==> flow/design.v <==
module Core (clk, addr_to_sram, read_data_sram, write_data, write_enable, sram_req, rom_req, addr_rom, read_data_rom, sram_op_done, clr, reg_write_enable, reg_read_index_1, reg_read_index_2, reg_write_index, reg_write_data, reg_read_data_1, reg_read_data_2);
	input clk, clr, sram_op_done;  
	output reg[18:0] addr_to_sram;
	output reg[17:0] addr_rom;  
	input[7:0] read_data_sram, read_data_rom;  
	output reg write_enable, sram_req, rom_req;  
	output reg[7:0] write_data;  
	output reg reg_write_enable;
	output reg[3:0] reg_read_index_1, reg_read_index_2, reg_write_index;
	output reg[18:0] reg_write_data;
	input[18:0] reg_read_data_1, reg_read_data_2;
	parameter ADD = 5'b00000;
	parameter SUB = 5'b00001;
	parameter CMP = 5'b00010;
	parameter AND = 5'b00011;
	parameter OR = 5'b00100;
	parameter XOR = 5'b00101;
	parameter MOV = 5'b00110;
	parameter BLT = 5'b00111;
	parameter BLTE = 5'b01000;
	parameter LOAD = 5'b01001;
	parameter STORE = 5'b01010;
	parameter JR = 5'b01011;
	parameter BE = 5'b01100;
	parameter BNE = 5'b01101;
	parameter SHIFTLI = 5'b01110;
	parameter SHIFTRI = 5'b01111;
	parameter INC = 5'b11111;
	parameter ADDI = 5'b10000;
	parameter SUBI = 5'b10001;
	parameter CMPI = 5'b10010;
	parameter ANDI = 5'b10011;
	parameter ORI = 5'b10100;
	parameter XORI = 5'b10101;
	parameter MOVI = 5'b10110;
	parameter LOADI = 5'b10111;
	parameter STOREI = 5'b11000;
	parameter JA = 5'b11001;
	parameter BEI = 5'b11010;
	parameter BNEI = 5'b11011;
	parameter BLTI = 5'b11100;
	parameter BLTEI = 5'b11101;
	parameter JS = 5'b11110;	
	parameter FETCH1 = 0;
	parameter DECODE1 = 1;
	parameter FETCH2 = 2;
	parameter DECODE2 = 3;
	parameter FETCH3 = 15;
	parameter DECODE3 = 16;
	parameter FETCH4 = 17;
	parameter DECODE4 = 18;
	parameter OPERATION = 4;
	parameter BRANCH = 5;
	parameter LOADSTATE = 6;
	parameter STORESTATE = 7;
	parameter I_OPERATION = 8;
	parameter I_BRANCH = 9;
	parameter I_LOAD = 10;
	parameter I_STORE = 11;
	parameter I_STORE2 = 19;
	parameter LOADSTATE2 = 12;
	parameter I_LOAD2 = 13;
	parameter STORESTATE2 = 14;
	reg[4:0] state; 
	reg[17:0] PC; 
	reg neg_flag; 
	reg zero_flag; 
	reg[4:0] OPCODE; 
	reg[19:0] immd; 
	reg load_sram; 
	always @ (*) begin
		addr_rom = 19'd0;
		sram_req = 1'b0;
		write_enable = 0;
		reg_write_data = 0;
		write_data = 0;
		reg_write_enable = 0;
		rom_req = 0;
		addr_to_sram = 0;
			if(state == FETCH1) begin
				rom_req = 1'b1;
				addr_rom = PC;
			end
			else if(state == DECODE1) begin
			end
			else if(state == FETCH2) begin
				rom_req = 1;
				addr_rom = PC;
			end
			else if(state == DECODE2) begin
			end
			if(state == FETCH3) begin
				rom_req = 1;
				addr_rom = PC;
			end
			else if(state == DECODE3) begin
			end
			else if(state == FETCH4) begin
				rom_req = 1;
				addr_rom = PC;
			end
			else if(state == DECODE4) begin
			end
			else if(state == OPERATION) begin
				reg_write_enable = 1'b1;
				case(OPCODE)
					ADD: begin
							reg_write_data = reg_read_data_1 + reg_read_data_2;
					end
					SUB: begin
							reg_write_data = reg_read_data_1 - reg_read_data_2;
					end
					CMP: begin
							reg_write_data = reg_read_data_1 - reg_read_data_2;
					end
					AND: begin
							reg_write_data = reg_read_data_1 & reg_read_data_2;
					end
					OR: begin
							reg_write_data = reg_read_data_1 | reg_read_data_2;
					end
					XOR: begin
							reg_write_data = reg_read_data_1 ^ reg_read_data_2;
					end
					MOV: begin
							reg_write_data = reg_read_data_2;
					end
					SHIFTLI: begin
							reg_write_data = reg_read_data_1 << reg_read_index_2;
					end
					SHIFTRI: begin
							reg_write_data = reg_read_data_1 >> reg_read_index_2;
					end
					INC: begin
							reg_write_data = reg_read_data_1 + 1'b1;
					end
				endcase
				if(OPCODE == CMP) begin
					reg_write_enable = 1'b0;
				end
			end
			else if(state == I_BRANCH) begin
				if(OPCODE == JS) begin
						reg_write_data = PC;  
						reg_write_enable = 1;
				end
			end
			else if(state == LOADSTATE) begin
				if(reg_read_data_2 <= 20'hF)
					sram_req = 1'b1;
				else
					rom_req = 1;
				addr_to_sram = {reg_read_data_2};  
				addr_rom = {reg_read_data_2};
			end
			else if(state == LOADSTATE2) begin
				reg_write_data = load_sram ? read_data_sram : read_data_rom;  
				reg_write_enable = 1;
			end
			else if(state == I_LOAD) begin
				if(immd <= 20'hF)
					sram_req = 1'b1;
				else
					rom_req = 1;
				addr_to_sram = {immd};
				addr_rom = {immd};
			end
			else if(state == I_LOAD2) begin
				reg_write_data = load_sram ? read_data_sram : read_data_rom;  
				reg_write_enable = 1;
			end
			else if(state == STORESTATE) begin
				sram_req = 1'b1;
				write_enable = 1;
				addr_to_sram = {reg_read_data_2};
				write_data = reg_read_data_1[7:0];
			end 
			else if(state == I_STORE) begin
				sram_req = 1'b1;
				addr_to_sram = {immd};
				write_data = reg_read_data_1[7:0];
				write_enable = 1;
			end
			else if(state == I_OPERATION) begin
				reg_write_enable = 1'b1;
				case(OPCODE)
					ADDI: begin
							reg_write_data = reg_read_data_1 + immd;
					end
					SUBI:begin
							reg_write_data = reg_read_data_1 - immd;
					end
					CMPI: begin
							reg_write_data = reg_read_data_1 - immd;
					end
					ANDI: begin
							reg_write_data = reg_read_data_1 & immd;
					end
					ORI: begin
							reg_write_data = reg_read_data_1 | immd;
					end
					XORI: begin
							reg_write_data = reg_read_data_1 ^ immd;
					end
					MOVI: begin
							reg_write_data = immd;
					end
				endcase
				if(OPCODE == CMPI) begin
					reg_write_enable = 1'b0;
				end
			end
	end
	always @ (posedge clk or negedge clr) begin
			if(~clr) begin
				state <= FETCH1;
				PC <= 0;
			end
			else if(state == FETCH1) begin
				state <= DECODE1;
				PC <= PC + 1'b1;
			end
			else if(state == DECODE1) begin
				OPCODE <= read_data_rom[7:3];
				state <= FETCH2;
			end
			else if(state == FETCH2) begin
				state <= DECODE2;
				PC <= PC + 1'b1;
			end
			else if(state == DECODE2) begin
					reg_read_index_1 <= read_data_rom[7:4];	
					reg_read_index_2 <= read_data_rom[3:0];
					reg_write_index <= read_data_rom[7:4];
					immd[19:16] <= read_data_rom[3:0];
					if(OPCODE == INC || OPCODE <= MOV || OPCODE == SHIFTLI || OPCODE == SHIFTRI) begin
						state <= OPERATION;
					end
					else if(OPCODE[4] == 1'b1) begin
						state <= FETCH3;
					end
					else if(OPCODE == LOAD) begin
						state <= LOADSTATE;
					end
					else if(OPCODE == STORE) begin
						state <= STORESTATE;
					end
					else begin
						state <= BRANCH;
					end
			end
			else if(state == FETCH3) begin
				state <= DECODE3;
				PC <= PC + 1'b1;
			end
			else if(state == DECODE3) begin
				state <= FETCH4;
				immd[15:8] <= read_data_rom;
			end
			else if(state == FETCH4) begin
				state <= DECODE4;
				PC <= PC + 1'b1;
			end
			else if(state == DECODE4) begin
				immd[7:0] <= read_data_rom;
				if(OPCODE <= MOVI) 
					state <= I_OPERATION;
				else if(OPCODE == LOADI)
					state <= I_LOAD;
				else if(OPCODE == STOREI)
					state <= I_STORE;
				else begin
					if(OPCODE == JS) 
						reg_write_index <= 4'd3;
					state <= I_BRANCH;
				end
			end
			else if(state == OPERATION || state == I_OPERATION) begin
				if(reg_write_data == 0) begin
					zero_flag <= 1; 
				end
				else begin
					zero_flag <= 0;
				end
				if(reg_write_data[18] == 1'b1) begin
					neg_flag <= 1;
				end
				else begin
					neg_flag <= 0;
				end
				state <= FETCH1;
			end
			else if(state == BRANCH) begin
				case(OPCODE)
					BLT: begin
						if(neg_flag) 
							PC <= reg_read_data_1;
					end
					BLTE: begin
						if(neg_flag || zero_flag) 
							PC <= reg_read_data_1;
					end
					JR: begin
						PC <= reg_read_data_1;
					end
					BE: begin
						if(zero_flag)
							PC <= reg_read_data_1;
					end
					BNE: begin
						if(!zero_flag) 
							PC <= reg_read_data_1;
					end
				endcase
				state <= FETCH1;
			end 
			else if(state == I_BRANCH) begin
				case(OPCODE)
					BLTI: begin
						if(neg_flag) 
							PC <= immd;
					end
					BLTEI: begin
						if(neg_flag || zero_flag) 
							PC <= immd;
					end
					JA: begin
						PC <= immd;
					end
					JS: begin
						PC <= immd;
					end
					BEI: begin
						if(zero_flag)
							PC <= immd;
					end
					BNEI: begin
						if(!zero_flag) 
							PC <= immd;
					end
				endcase
				state <= FETCH1;
			end
			else if(state == STORESTATE) begin
				state <= STORESTATE2;
			end
			else if(state == STORESTATE2) begin
				if(sram_op_done)
					state <= FETCH1;
				else
					state <= STORESTATE;
			end
			else if(state == I_STORE) begin
				state <= I_STORE2;
			end
			else if(state == I_STORE2) begin
				if(sram_op_done)
					state <= FETCH1;
				else
					state <= I_STORE;
			end
			else if(state == LOADSTATE) begin
				if(reg_read_data_2 <= 20'hF)
					load_sram <= 1'b1;
				else 
					load_sram <= 1'b0;
				state <= LOADSTATE2;
			end
			else if(state == LOADSTATE2) begin
				if((sram_op_done && load_sram) || ~load_sram)
					state <= FETCH1;
				else 
					state <= LOADSTATE;
			end
			else if(state == I_LOAD) begin
				if(immd <= 20'hF)
					load_sram <= 1'b1;
				else
					load_sram <= 1'b0;
				state <= I_LOAD2;
			end
			else if(state == I_LOAD2) begin
				if((sram_op_done && load_sram) || ~load_sram)
					state <= FETCH1;
				else
					state <= I_LOAD;
			end
	end
endmodule
module Register_File (clk,
					  we,
					  read_index_1,
					  read_index_2,
					  write_index,
					  write_data,
					  read_data_1,
					  read_data_2);
	input clk, we;
	input[3:0] read_index_1, read_index_2, write_index;
	input[18:0] write_data;
	output reg[18:0] read_data_1, read_data_2;
	reg [15:0] sp;
	reg [15:0] fp;
	reg [18:0] ra;
	reg [18:0] a0;
	reg [18:0] a1;
	reg [15:0] m0;
	reg [15:0] m1;
	reg [15:0] rv;
	reg [15:0] v0;
	reg [15:0] v1;
	reg [15:0] p0;
	reg [15:0] p1;
	reg [15:0] p2;
	reg [15:0] p3;
	reg [15:0] p4;
	always@(*) 
	begin
		case(read_index_1)
			0: read_data_1 = 0;
			1: read_data_1 = sp;
			2: read_data_1 = fp;
			3: read_data_1 = ra;
			4: read_data_1 = a0;
			5: read_data_1 = a1;
			6: read_data_1 = m0;
			7: read_data_1 = m1;
			8: read_data_1 = rv;
			9: read_data_1 = v0;
			10: read_data_1 = v1;
			11: read_data_1 = p0;
			12: read_data_1 = p1;
			13: read_data_1 = p2;
			14: read_data_1 = p3;
			15: read_data_1 = p4;
		endcase
	end
	always@(*) 
	begin
		case(read_index_2)
			0: read_data_2 = 0;
			1: read_data_2 = sp;
			2: read_data_2 = fp;
			3: read_data_2 = ra;
			4: read_data_2 = a0;
			5: read_data_2 = a1;
			6: read_data_2 = m0;
			7: read_data_2 = m1;
			8: read_data_2 = rv;
			9: read_data_2 = v0;
			10: read_data_2 = v1;
			11: read_data_2 = p0;
			12: read_data_2 = p1;
			13: read_data_2 = p2;
			14: read_data_2 = p3;
			15: read_data_2 = p4;
		endcase
	end
	always@(posedge clk)begin
		if(we) begin
			case(write_index)
				1: sp <= write_data;
				2: fp <= write_data;
				3: ra <= write_data;
				4: a0 <= write_data;
				5: a1 <= write_data;
				6: m0 <= write_data;
				7: m1 <= write_data;
				8: rv <= write_data;
				9: v0 <= write_data;
				10: v1 <= write_data;
				11: p0 <= write_data;
				12: p1 <= write_data;
				13: p2 <= write_data;
				14: p3 <= write_data;
				15: p4 <= write_data;
		endcase
	end
	end
endmodule
module core_top (
	input clk,
	input clr,
	output rom_req,
	output [17:0] rom_addr,
	input [7:0] rom_data,
	output sram_req,
	output sram_we,
	output [18:0] sram_addr,
	output [7:0] sram_wdata,
	input [7:0] sram_rdata,
	input sram_done
	);
	wire reg_write_enable;
	wire[3:0] reg_read_index_1, reg_read_index_2, reg_write_index;
	wire[18:0] reg_write_data, reg_read_data_1, reg_read_data_2;
	Core _Core(.clk(clk),
			   .addr_to_sram(sram_addr),
			   .read_data_sram(sram_rdata),
			   .write_data(sram_wdata),
			   .write_enable(sram_we),
			   .sram_req(sram_req),
			   .rom_req(rom_req),
			   .addr_rom(rom_addr),
			   .read_data_rom(rom_data),
			   .sram_op_done(sram_done),
			   .clr(clr),
			   .reg_write_enable(reg_write_enable),
			   .reg_read_index_1(reg_read_index_1),
			   .reg_read_index_2(reg_read_index_2),
			   .reg_write_index(reg_write_index),
			   .reg_write_data(reg_write_data),
			   .reg_read_data_1(reg_read_data_1),
			   .reg_read_data_2(reg_read_data_2));
	Register_File _RegisterFile(.clk(clk),
							    .we(reg_write_enable),
							    .read_index_1(reg_read_index_1),
							    .read_index_2(reg_read_index_2),
							    .write_index(reg_write_index),
							    .write_data(reg_write_data),
							    .read_data_1(reg_read_data_1),
							    .read_data_2(reg_read_data_2));
endmodule
# From RTL to reports: core_top
# Each step is given for the RTL above and for the edited RTL.
# "before" refers to lines of the RTL above, "after" to lines of the edited file.
# "diff": "after" minus "before" as printed here. "change_rel_pct": 100 x difference / "before".
# Not given: --
# setup
design	core_top
clk_port	clk
library	sky130hd
lib_corner	tt_025C_1v80

# The edit
# The edit as a unified diff against the file above.
# The edit is scripted: it alters the design's behaviour and was not made to optimise anything.
# begin of diff
@@ -487,9 +487,13 @@
 	output sram_req,
 	output sram_we,
-	output [18:0] sram_addr,
+	output [18:0] sram_addr_pin,
 	output [7:0] sram_wdata,
 	input [7:0] sram_rdata,
 	input sram_done
 	);
+	wire [18:0] sram_addr;
+	reg [18:0] sram_addr_s1;
+	always @(posedge clk) sram_addr_s1 <= sram_addr;
+	assign sram_addr_pin = sram_addr_s1;
 	wire reg_write_enable;
 	wire[3:0] reg_read_index_1, reg_read_index_2, reg_write_index;
# end of diff

# Elaborated design
# Source: Yosys, flattened and elaborated, memories not mapped. Widths are those after wreduce. Registers that Yosys merges into a memory's read port (data or address) are not register bits. Print and check cells do not count. Equal cells are merged and count once.
# bits
element	before	after	diff	change_rel_pct
reg_bits	308	327	19	6.17
in_bits	19	19	0	0.00
out_inout_bits	48	48	0	0.00
elab_cells	393	389	-4	-1.02
# classes
element	before	after	diff	change_rel_pct
n_addsub	6	6	0	0.00
compare	4	4	0	0.00
n_eq	116	116	0	0.00
shifts	2	2	0	0.00
mux	173	167	-6	-3.47
logic	22	22	0	0.00
reduce_logical	44	45	1	2.27
# op_table
cell	before	after	diff	change_rel_pct
2-to-1 mux 19 bit	25	19	-6	-24.00
OR reduction 6 bit	0	1	1	--
# Unchanged operator kinds not shown: 64.

# Logic depth
# Longest topological path by Yosys (ltp), each cell counted once; first at word level (registers and memories cut), then after technology mapping (sequential cells cut; the memories' decode and read muxes count).
# depth
element	before	after	diff	change_rel_pct
word_depth	22	22	0	0.00
ABC_AREA	0	0	--	--
mapped_depth	29	26	-3	-10.34
mapped_depth_nobuf	25	22	-3	-12.00

# Mapped cells and area
# Source: synth_stat.txt of the flow (Yosys; design flattened, memories mapped). It holds for the ABC_AREA given above (unset counts as 0); a run with the other value may have another netlist.
# types
cell_type	before	after	diff	change_rel_pct
sky130_fd_sc_hd__o21ai_0	170	136	-34	-20.00
sky130_fd_sc_hd__a22oi_1	58	90	32	55.17
sky130_fd_sc_hd__o22ai_1	34	66	32	94.12
sky130_fd_sc_hd__nor2_1	185	215	30	16.22
sky130_fd_sc_hd__a21oi_1	209	182	-27	-12.92
sky130_fd_sc_hd__clkbuf_1	133	108	-25	-18.80
sky130_fd_sc_hd__a221oi_1	50	29	-21	-42.00
sky130_fd_sc_hd__dfxtp_1	0	19	19	--
sky130_fd_sc_hd__nand2b_1	41	25	-16	-39.02
sky130_fd_sc_hd__a31oi_1	46	31	-15	-32.61
sky130_fd_sc_hd__a32o_1	26	12	-14	-53.85
sky130_fd_sc_hd__nand3_1	89	102	13	14.61
sky130_fd_sc_hd__o32ai_1	18	6	-12	-66.67
sky130_fd_sc_hd__o211a_1	11	1	-10	-90.91
sky130_fd_sc_hd__xnor2_1	51	42	-9	-17.65
sky130_fd_sc_hd__nand2_1	198	206	8	4.04
sky130_fd_sc_hd__inv_1	89	81	-8	-8.99
sky130_fd_sc_hd__a22o_1	31	39	8	25.81
# Unchanged cell types not shown: 18.
# Not every row of either side is listed.
# synth_totals
element	before	after	diff	change_rel_pct
cells	2659	2613	-46	-1.73
synth_area_um2	24748.7	24703.7	-45.0	-0.18
seqArea_um2	9510.4	9890.7	380.3	4.00
ff_cells	323	342	19	5.88
buffers	213	186	-27	-12.68
# The figures by module come from a second, unflattened synthesis with its own total; it is not the netlist above.
# hier_totals
element	before	after	diff	change_rel_pct
cells_unflattened	2515	2534	19	0.76
area_unflattened_um2	24188.2	24568.6	380.4	1.57
# Rows give one instance, submodules left out.
# modules_before
module	instances	cells	area_um2	mod_seq_area_um2
Core	1	1640	12346.8	2033.2
Register_File	1	875	11841.4	7477.2
core_top	1	0	0.0	0.0
# modules_after
module	instances	cells	area_um2	mod_seq_area_um2
Core	1	1640	12346.8	2033.2
Register_File	1	875	11841.4	7477.2
core_top	1	19	380.4	380.4

# Timing after synthesis
# Source: OpenSTA report_checks on the synthesized netlist (no wires, ideal clock, input and output delay 20% of the period each), path of least setup slack; recovery checks are left aside. Register names are those of the netlist, which keeps one name where synthesis merged equal registers.
# synth_timing
element	before	after	diff	change_rel_pct
path_type	register -> register	register -> register	--	--
start	register (name not given)	register (name not given)	--	--
end	register _Core.zero_flag	register _Core.zero_flag	--	--
period_ns	9.0	9.0	0.0	0.00
setup_time_ns	0.170	0.300	0.130	--
launch_ns	0.000	0.000	0.000	--
arrival_ns	6.709	5.365	-1.344	-20.03
required_time_ns	8.830	8.700	-0.130	-1.47
path_slack_ns	2.120	3.335	1.215	--
path_delay_ns	6.879	5.665	-1.214	-17.65
path_stages	28	24	-4	-14.29
path_buffers	5	3	-2	-40.00
period_less_setup_slack_ns	6.88	5.665	-1.215	-17.66
# "path_delay_ns" is the arrival time less input delay plus setup time.
# "path_stages": output pins that drive a net of the path, with the launching flip-flop's if there is one; two outputs of one cell count as two.
# "period_less_setup_slack_ns" = period - worst setup slack (recovery checks aside). The figure is calculated, with input and output delays left at 20% of the set period.
# synth_via_before
path_cell_list	sky130_fd_sc_hd__edfxtp_1 > sky130_fd_sc_hd__buf_2 > sky130_fd_sc_hd__buf_2 > sky130_fd_sc_hd__buf_2 > sky130_fd_sc_hd__buf_2 > sky130_fd_sc_hd__buf_2 > sky130_fd_sc_hd__mux2_2 > sky130_fd_sc_hd__a32o_1 > sky130_fd_sc_hd__a221oi_1 > sky130_fd_sc_hd__o221ai_1 > sky130_fd_sc_hd__or3_1 > sky130_fd_sc_hd__nor2_1 > sky130_fd_sc_hd__and4_1 > sky130_fd_sc_hd__nor2_1 > sky130_fd_sc_hd__xnor2_1 > sky130_fd_sc_hd__nor2_1 > sky130_fd_sc_hd__ha_1 > sky130_fd_sc_hd__and3_1 > sky130_fd_sc_hd__o21a_1 > sky130_fd_sc_hd__a2111oi_0 > sky130_fd_sc_hd__o31ai_1 > sky130_fd_sc_hd__xor2_1 > sky130_fd_sc_hd__a221oi_1 > sky130_fd_sc_hd__a21oi_2 > sky130_fd_sc_hd__or4_1 > sky130_fd_sc_hd__or4_1 > sky130_fd_sc_hd__or4_1 > sky130_fd_sc_hd__nor4_2
cells_between	46
classes_between	add/sub (4); eq/ne (15); shift (2); mux (17); logic (6); reduce/logical (2)
# synth_rtl_before
element	line_no	source
end, assigned	280	zero_flag <= 1;
end, assigned	283	zero_flag <= 0;
end, declared	67	reg zero_flag;
# before: Chain of elaborated cells between the ends: none given.
# Some nets on the timed path still bear RTL names; the line given drives or declares the net.
# synth_named_nets_before
signal	line_no	source
_Core.reg_write_data[12]	92	if(state == FETCH3) begin
# synth_via_after
path_cell_list	sky130_fd_sc_hd__edfxtp_1 > sky130_fd_sc_hd__buf_6 > sky130_fd_sc_hd__buf_6 > sky130_fd_sc_hd__buf_6 > sky130_fd_sc_hd__mux2_1 > sky130_fd_sc_hd__a32o_1 > sky130_fd_sc_hd__a22oi_1 > sky130_fd_sc_hd__nand4_2 > sky130_fd_sc_hd__nor4_1 > sky130_fd_sc_hd__nand2_1 > sky130_fd_sc_hd__and3_1 > sky130_fd_sc_hd__nor3_1 > sky130_fd_sc_hd__ha_1 > sky130_fd_sc_hd__a21o_1 > sky130_fd_sc_hd__a211o_1 > sky130_fd_sc_hd__o221ai_1 > sky130_fd_sc_hd__a21oi_1 > sky130_fd_sc_hd__a31oi_1 > sky130_fd_sc_hd__xnor2_1 > sky130_fd_sc_hd__nand2_1 > sky130_fd_sc_hd__a311oi_1 > sky130_fd_sc_hd__nor3_1 > sky130_fd_sc_hd__nand4b_1 > sky130_fd_sc_hd__nor4_2
cells_between	46
classes_between	add/sub (4); eq/ne (15); shift (2); mux (17); logic (6); reduce/logical (2)
# synth_rtl_after
element	line_no	source
end, assigned	280	zero_flag <= 1;
end, assigned	283	zero_flag <= 0;
end, declared	67	reg zero_flag;
# after: Chain of elaborated cells between the ends: none given.
# synth_named_nets_after
signal	line_no	source
_Core.reg_write_data[12]	92	if(state == FETCH3) begin

# Timing after layout
# From the final timing report of each run of pair A: the path of least setup slack in the routed layout; clock arrival at registers is part of the times.
# layout_timing
element	before	after	diff	change_rel_pct
path_type	register -> register	register -> output	--	--
start	register (name not given)	register (name not given)	--	--
end	register _Core.zero_flag	output sram_req	--	--
period_ns	9.0	9.0	0.0	0.00
out_delay_ns	--	1.80	--	--
setup_time_ns	0.18	--	--	--
launch_ns	0.59	0.60	0.01	1.69
arrival_ns	8.76	6.05	-2.71	-30.94
required_time_ns	9.43	7.20	-2.23	-23.65
path_slack_ns	0.67	1.15	0.48	--
path_stages	23	12	-11	-47.83
path_buffers	1	2	1	100.00
# The rows between start and end are the longest chain of elaborated cells between them; the timing report does not say that the signal goes this way. Where chains are equally long, one stands for them.
# A line is the first line of the expression or statement that the cell stems from. Yosys adds cells for indexed reads and writes and turns some case tables into memories.
# layout_via_before
path_cell_list	sky130_fd_sc_hd__edfxtp_1 > sky130_fd_sc_hd__buf_4 > sky130_fd_sc_hd__nor2b_1 > sky130_fd_sc_hd__a221o_1 > sky130_fd_sc_hd__or4_1 > sky130_fd_sc_hd__inv_1 > sky130_fd_sc_hd__ha_1 > sky130_fd_sc_hd__nand3_1 > sky130_fd_sc_hd__nor2b_1 > sky130_fd_sc_hd__or3_1 > sky130_fd_sc_hd__a21oi_1 > sky130_fd_sc_hd__ha_1 > sky130_fd_sc_hd__and3_1 > sky130_fd_sc_hd__o21a_1 > sky130_fd_sc_hd__a2111oi_0 > sky130_fd_sc_hd__o31ai_1 > sky130_fd_sc_hd__xor2_1 > sky130_fd_sc_hd__a221oi_1 > sky130_fd_sc_hd__a21oi_2 > sky130_fd_sc_hd__or4_1 > sky130_fd_sc_hd__or4_1 > sky130_fd_sc_hd__or4_1 > sky130_fd_sc_hd__nor4_2
cells_between	46
classes_between	add/sub (4); eq/ne (15); shift (2); mux (17); logic (6); reduce/logical (2)
# layout_rtl_before
element	line_no	source
end, assigned	280	zero_flag <= 1;
end, assigned	283	zero_flag <= 0;
end, declared	67	reg zero_flag;
# before: Chain of elaborated cells between the ends: none given.
# Some nets on the timed path still bear RTL names; the line given drives or declares the net.
# layout_named_nets_before
signal	line_no	source
_Core.reg_write_data[12]	92	if(state == FETCH3) begin
# layout_via_after
path_cell_list	sky130_fd_sc_hd__edfxtp_1 > sky130_fd_sc_hd__buf_4 > sky130_fd_sc_hd__nor2_1 > sky130_fd_sc_hd__a22o_1 > sky130_fd_sc_hd__a32o_1 > sky130_fd_sc_hd__or4_1 > sky130_fd_sc_hd__or3_1 > sky130_fd_sc_hd__nor4_4 > sky130_fd_sc_hd__inv_2 > sky130_fd_sc_hd__o41a_1 > sky130_fd_sc_hd__a2111oi_0 > sky130_fd_sc_hd__clkdlybuf4s50_1
elab_chain_cells	11
cells_between	30
classes_between	compare (2); eq/ne (15); mux (12); reduce/logical (1)
# layout_rtl_after
element	line_no	source
<= comparator 20 x 4 -> 1 bit	161	if(immd <= 20'hF)
2-to-1 mux 1 bit	161
2-to-1 mux 1 bit	160	else if(state == I_LOAD) begin
2-to-1 mux 1 bit	156	else if(state == LOADSTATE2) begin
2-to-1 mux 1 bit	148	else if(state == LOADSTATE) begin
2-to-1 mux 1 bit	142	else if(state == I_BRANCH) begin
2-to-1 mux 1 bit	104	else if(state == OPERATION) begin
2-to-1 mux 1 bit	102	else if(state == DECODE4) begin
2-to-1 mux 1 bit	98	else if(state == FETCH4) begin
2-to-1 mux 1 bit	96	else if(state == DECODE3) begin
2-to-1 mux 1 bit	92	if(state == FETCH3) begin
end, declared	487	output sram_req,

# Flow runs
# Runs of the flow (Yosys, OpenROAD) on both versions; the two runs of a pair have the same settings. The constraints put input and output delay at 20% of the set period each and load the outputs with 0.01 pF.
# settings_pair_A
CORE_UTILIZATION	40
PLACE_DENSITY	0.6
period_ns	9.0
CAP_MARGIN	20
CORE_MARGIN	2
SLEW_MARGIN	20
# measured_pair_A
element	before	after	diff	change_rel_pct
yosys_chip_area_um2	24748.7	24703.7	-45.0	-0.18
total_die_area_um2	63877.5	63763.8	-113.7	-0.18
layout_utilization_frac	0.453	0.455	0.002	--
setup_ws_ns	0.669	1.150	0.481	--
total_negative_slack_ns	0.000	0.000	0.000	--
hold_ws_ns	0.433	0.421	-0.012	--
power_total_uw	4607	5336	729	15.82
achieved_period_ns	8.331	7.850	-0.481	-5.77
# settings_pair_B
ABC_AREA	1
CAP_MARGIN	5
CORE_ASPECT_RATIO	1.82
CORE_UTILIZATION	37
CTS_CLUSTER_DIAMETER	271
GPL_ROUTABILITY_DRIVEN	0
MIN_ROUTING_LAYER	met1
PLACE_DENSITY_LB_ADDON	0.19
SETUP_SLACK_MARGIN	0.51
TNS_END_PERCENT	70
period_ns	5.94
CORE_MARGIN	2
SLEW_MARGIN	20
# measured_pair_B
element	before	after	diff	change_rel_pct
yosys_chip_area_um2	24254.5	24519.8	265.3	1.09
total_die_area_um2	67709.4	68438.3	728.9	1.08
layout_utilization_frac	0.443	0.444	0.001	--
setup_ws_ns	0.544	0.537	-0.007	--
total_negative_slack_ns	0.000	0.000	0.000	--
hold_ws_ns	0.377	0.413	0.036	--
power_total_uw	9570	8298	-1272	-13.29
achieved_period_ns	5.396	5.403	0.007	0.13
# "achieved_period_ns" = clock period - worst setup slack. The figure is calculated, with input and output delays left at 20% of the set period.
# "power_total_uw": no workload was simulated; the value follows from the tool's default switching activity.
